==> flow/design.v <==
module hbridgecontroller(
input PCLK, 				 
input PRESERN, 				 
input PSEL, 				 
input PENABLE, 				 
output wire PREADY, 		 
output wire PSLVERR,		 
input PWRITE,				 
input [31:0] PADDR,			 
input wire [31:0] PWDATA,	 
output reg [31:0] PRDATA,	 
output reg motor1_pwm,
output reg motor2_pwm,
output reg [1:0] motor1_ctrl,
output reg [1:0] motor2_ctrl
); 
assign PSLVERR = 0;
assign PREADY = 1;
wire write_enable = (PENABLE && PWRITE && PSEL);
wire read_enable = (!PWRITE && PSEL); 
wire M1CTRL_WRITE = write_enable && (PADDR[15:0] == 16'h0000);
wire M1CTRL_READ = read_enable && (PADDR[15:0] == 16'h0000);
wire M2CTRL_WRITE = write_enable && (PADDR[15:0] == 16'h0004);
wire M2CTRL_READ = read_enable && (PADDR[15:0] == 16'h0004);
wire M1SPEED_WRITE = write_enable && (PADDR[15:0] == 16'h0008);
wire M1SPEED_READ = read_enable && (PADDR[15:0] == 16'h0008);
wire M2SPEED_WRITE = write_enable && (PADDR[15:0] == 16'h000c);
wire M2SPEED_READ = read_enable && (PADDR[15:0] == 16'h000c);
reg [31:0] counter;
parameter PWM_PERIOD = 200000;   
reg [31:0] M1_duty, M2_duty;
reg [31:0] M1_duty_v, M2_duty_v;
always @(posedge PCLK)
begin
    if (!PRESERN) counter = 0;
    else if (counter >= PWM_PERIOD) counter = 0;
    else counter = counter + 1;
    if (counter < M1_duty && M1_duty > (PWM_PERIOD >> 4)) motor1_pwm <= 1;
    else motor1_pwm <= 0;
    if (counter < M2_duty && M2_duty > (PWM_PERIOD >> 4)) motor2_pwm <= 1;
    else motor2_pwm <= 0;
end
always @(posedge PCLK)
begin
    M1_duty_v = M1_duty;
    M2_duty_v = M2_duty;
	if(!PRESERN)
	begin
        M1_duty_v = 0;
        M2_duty_v = 0;
        motor1_ctrl = 2'b10;
        motor2_ctrl = 2'b10;
    end
    if (M1CTRL_WRITE)
    begin
        if (PWDATA != 0) motor1_ctrl = 2'b01;
        else motor1_ctrl = 2'b10;
    end
    else if (M1CTRL_READ)
    begin
        if (motor1_ctrl == 2'b10) PRDATA = 1;
        else PRDATA = 0;
    end
    if (M2CTRL_WRITE)
    begin
        if (PWDATA != 0) motor2_ctrl = 2'b01;
        else motor2_ctrl = 2'b10;
    end
    else if (M2CTRL_READ)
    begin
        if (motor2_ctrl == 2'b10) PRDATA = 1;
        else PRDATA = 0;
    end
    else if (M1SPEED_WRITE) 
    begin
        M1_duty_v = (PWM_PERIOD * PWDATA[15:0]) >> 8;
        if (M1_duty_v > PWM_PERIOD) M1_duty_v = PWM_PERIOD;
    end
    else if (M1SPEED_READ) PRDATA = ( M1_duty_v / PWM_PERIOD );
    else if (M2SPEED_WRITE) 
    begin
        M2_duty_v = (PWM_PERIOD * PWDATA[15:0]) >> 8;
        if (M2_duty_v > PWM_PERIOD) M2_duty_v = PWM_PERIOD;
    end
    else if (M2SPEED_READ) PRDATA = ( M2_duty_v / PWM_PERIOD );
    M1_duty <= M1_duty_v;
    M2_duty <= M2_duty_v;
end
endmodule
# Tool chain data of hbridgecontroller
# What the tools print for hbridgecontroller, step after step.
# Lines are those of the file above, counted from 1.
# Library cell names are shortened.
# Not given: n/a
# setup
design,hbridgecontroller
clk_port,PCLK
library,sky130hd
corner,tt_025C_1v80

# Word level
# Counts by Yosys on the flattened word-level netlist (proc, flatten, opt, wreduce; memories kept). Register bits leave out memories and registers merged into their read ports (data or address); mux counts leave out enables and synchronous resets folded into registers. Print and check cells are left out. Cells with the same type and inputs are merged into one.
# word_totals
reg_bits,134
in_bits,69
wordCells,69
out_inout_bits,40
# classes
muxes,30
compare,6
reduce_and_logical,16
n_addsub,1
eq_ne,5
div,2
n_mul,1
# ops
cell,count
32-bit by 18-bit divider with 32-bit output (second input constant),2
32-bit 2-to-1 mux,20
12-bit by 16-bit multiplier with 26-bit output (first input constant),1
32-bit by 14-bit greater-than comparator with 1-bit output (second input constant),2
32-bit less-than comparator,2
16-bit by 4-bit == test with 1-bit output (second input constant),2
32-bit by 1-bit adder with 32-bit output (second input constant),1
32-bit by 18-bit >= comparator with 1-bit output (second input constant),1
32-bit nonzero test,1
24-bit by 18-bit greater-than comparator with 1-bit output (second input constant),1
24-bit 2-to-1 mux,1
16-bit by 3-bit == test with 1-bit output (second input constant),1
16-bit logical NOT,1
1-bit logical AND,13
2-bit 2-to-1 mux,5
2-bit == test (second input constant),2
1-bit 2-to-1 mux,4
1-bit logical NOT,1

# Longest topological paths
# Depth = most cells in a row (Yosys ltp): at word level without a register or memory, in the mapped netlist without a sequential cell, where the memories' decode and read muxes count.
# logic_depth
word_depth,11
abc_area,0
mapped_depth,60
ltp_nobuf,48

# Synthesis result
# Source: synth_stat.txt of the flow (Yosys; design flattened, memories mapped). It holds for the ABC_AREA given above (unset counts as 0); a run with the other value may have another netlist.
# types
cell,count,type_area_um2
dfxtp_1,134,2.68E+03
ha_1,165,2064.48
fa_1,44,880.845
inv_1,187,701.923
o21ai_0,139,695.667
nand2_1,177,664.387
nor2_1,176,660.634
a21oi_1,127,635.61
xnor2_1,70,613.088
nand3_1,118,590.566
and3_1,53,331.568
nor3_1,56,280.269
mux2i_1,27,270.259
and2_1,41,256.496
xor2_1,29,253.994
nor4_1,38,237.728
o211ai_1,31,232.723
a21o_1,29,217.709
# Other cell types: 114; their cells: 630.
# mapped
area_um2,17362.9
flip_flops,134
mapped_cells,2271
buffers,83
sequential_area_um2,2682.6

# Timing after synthesis
# OpenSTA on the mapped netlist: ideal clock, no wires. The path of least setup slack (recovery checks aside). Input and output delay are each 20% of the period. Register names are those of the netlist, which keeps one name where synthesis merged equal registers.
# synth_timing
kind,input -> register
start,in PADDR[3]
end,reg PRDATA[0]
in_delay_ns,6.000
path_delay_ns,13.095
driving_pins,53
arrival_ns,18.971
t_first_pin_ns,6.000
period_ns,30.0
setup_slack_ns,10.905
path_buffers,6
setup_time_ns,0.124
required_time_ns,29.876
synth_period_reached_ns,19.095
# "path_delay_ns" is the arrival time less input delay plus setup time.
# "driving_pins": output pins that drive a net of the path, with the launching flip-flop's if there is one; two outputs of one cell count as two.
# "synth_period_reached_ns" = period - worst setup slack (recovery checks aside). The figure is calculated, with input and output delays left at 20% of the set period.
# The rows between start and end are the longest chain of elaborated cells between them; the timing report does not say that the signal goes this way. Where chains are equally long, one stands for them.
# A line is the first line of the expression or statement that the cell stems from. Yosys adds cells for indexed reads and writes and turns some case tables into memories.
# At most two assigning lines are given for a register; there are more.
# synth_between
path_cell_list,buf_4 > inv_2 > or3_1 > buf_2 > buf_2 > o21ai_1 > a21oi_1 > o22ai_1 > nand3_2 > a31oi_4 > mux2_4 > a2111oi_1 > a311o_1 > nand3_1 > nor4_4 > nor2_1 > a211o_2 > nor4_4 > [... 17 more ...] > mux2_4 > a211oi_2 > o311ai_1 > xnor2_1 > nor2_1 > or4_4 > mux2_1 > a221o_1 > buf_2 > a31oi_1 > o31ai_2 > maj3_2 > xnor2_2 > a311o_2 > a21boi_1 > o311ai_1 > nor4b_2 > a21oi_1
elab_chain_len,10
cells_between,20
cone_classes,3 x eq/ne; 8 x mux; 9 x reduce/logical
# synth_rtl
item,line,rtl
from (decl),9,"input [31:0] PADDR,"
16-bit logical NOT,22,wire M1CTRL_READ = read_enable && (PADDR[15:0] == 16'h0000);
1-bit logical AND,22,
32-bit 2-to-1 mux,59,else if (M1CTRL_READ)
32-bit 2-to-1 mux,54,if (M1CTRL_WRITE)
32-bit 2-to-1 mux,85,else if (M2SPEED_READ) PRDATA = ( M2_duty_v / PWM_PERIOD );
32-bit 2-to-1 mux,80,else if (M2SPEED_WRITE)
32-bit 2-to-1 mux,79,else if (M1SPEED_READ) PRDATA = ( M1_duty_v / PWM_PERIOD );
32-bit 2-to-1 mux,74,else if (M1SPEED_WRITE)
32-bit 2-to-1 mux,69,else if (M2CTRL_READ)
32-bit 2-to-1 mux,64,if (M2CTRL_WRITE)
to (assign),79,
to (assign),85,
to (decl),11,"output reg [31:0] PRDATA,"

# Path in the finished layout
# Path of least setup slack in the final report of job 1 (OpenROAD, finished layout, wires in). Where an end is a register, its clock arrival counts in the times.
# layout_timing
kind,input -> register
start,in PADDR[3]
end,reg PRDATA[0]
in_delay_ns,6.00
path_buffers,3
t_first_pin_ns,6.00
driving_pins,50
setup_slack_ns,5.44
required_time_ns,30.33
setup_time_ns,0.11
period_ns,30.0
arrival_ns,24.89
# The rows between start and end are the longest chain of elaborated cells between them; the timing report does not say that the signal goes this way. Where chains are equally long, one stands for them.
# At most two assigning lines are given for a register; there are more.
# layout_between
path_cell_list,clkdlybuf4s50_1 > inv_2 > nor3_1 > buf_4 > nand2_1 > a31oi_1 > nand3_1 > o31ai_2 > or2_1 > a21oi_1 > o21ai_0 > nand4_1 > a31o_2 > nor2_1 > a211o_2 > nor4_4 > o21ai_1 > mux2i_4 > [... 14 more ...] > o21ai_2 > mux2_4 > a211oi_2 > o311ai_1 > xnor2_1 > o2111ai_1 > maj3_1 > a21boi_1 > xnor2_1 > and2_2 > a21boi_2 > nor2_1 > o311a_4 > a311oi_2 > o221ai_1 > a31oi_1 > nand3b_1 > a21oi_1
elab_chain_len,10
cells_between,20
cone_classes,3 x eq/ne; 8 x mux; 9 x reduce/logical
# layout_rtl
item,line,rtl
from (decl),9,"input [31:0] PADDR,"
16-bit logical NOT,22,wire M1CTRL_READ = read_enable && (PADDR[15:0] == 16'h0000);
1-bit logical AND,22,
32-bit 2-to-1 mux,59,else if (M1CTRL_READ)
32-bit 2-to-1 mux,54,if (M1CTRL_WRITE)
32-bit 2-to-1 mux,85,else if (M2SPEED_READ) PRDATA = ( M2_duty_v / PWM_PERIOD );
32-bit 2-to-1 mux,80,else if (M2SPEED_WRITE)
32-bit 2-to-1 mux,79,else if (M1SPEED_READ) PRDATA = ( M1_duty_v / PWM_PERIOD );
32-bit 2-to-1 mux,74,else if (M1SPEED_WRITE)
32-bit 2-to-1 mux,69,else if (M2CTRL_READ)
32-bit 2-to-1 mux,64,if (M2CTRL_WRITE)
to (assign),79,
to (assign),85,
to (decl),11,"output reg [31:0] PRDATA,"

# Settings and measured results of 3 stored flow runs for module hbridgecontroller (sky130hd), not sorted in any way. The constraints put input and output delay at 20% of the set period each and load the outputs with 0.01 pF.
# By "clock_period_reached_ns" is meant the clock period of the run minus its worst setup slack. This is arithmetic on one report: input and output delays are still those of the set period (20% each).
# "timing.worst_path_ns" means the part of the period allowed to the worst setup path (the constraints hold back 20% at inputs and 20% at outputs) less its slack; where the path has registers, the arrival times of their clocks count too.
# "design_power_uw" is the tool's figure for a default switching activity; nothing was simulated.
# Among the settings, . means not set for that run.
# A result given as . is not shown for that run.
run name,CELL_PAD_IN_SITES_DETAIL_PLACEMENT,CELL_PAD_IN_SITES_GLOBAL_PLACEMENT,CTS_CLUSTER_DIAMETER,GPL_ROUTABILITY_DRIVEN,PLACE_DENSITY_LB_ADDON,TNS_END_PERCENT,period_ns,CAP_MARGIN,CORE_MARGIN,CORE_UTILIZATION,SLEW_MARGIN,ABC_AREA,CORE_ASPECT_RATIO,MIN_ROUTING_LAYER,CTS_CLUSTER_SIZE,GPL_TIMING_DRIVEN,yosys.chip_area_um2,design_die_area_um2,finalCellArea_um2,setup_ws_ns,total_negative_slack_ns,final_hold_ws_ns,design_power_uw,clock_period_reached_ns,timing.worst_path_ns,critical_path_type
job 1,1,3,126,0,0.19,50,30.0,20,2,40,20,.,.,.,.,.,17362.9,45090.4,19477.4,5.437,0.000,0.455,669,24.563,18.56,input -> register
job 2,1,2,126,0,0.01,50,27.9,20,2,71,30,1,0.68,met1,.,.,.,.,.,.,.,.,.,.,.,.
job 3,.,3,.,.,0.14,.,13.7,20,6,51,20,.,0.92,.,30,1,.,.,.,.,.,.,.,.,.,.
# Job 2: no final report: placement broke off with FLW-0024
# Job 3: no final report: placement broke off with FLW-0024
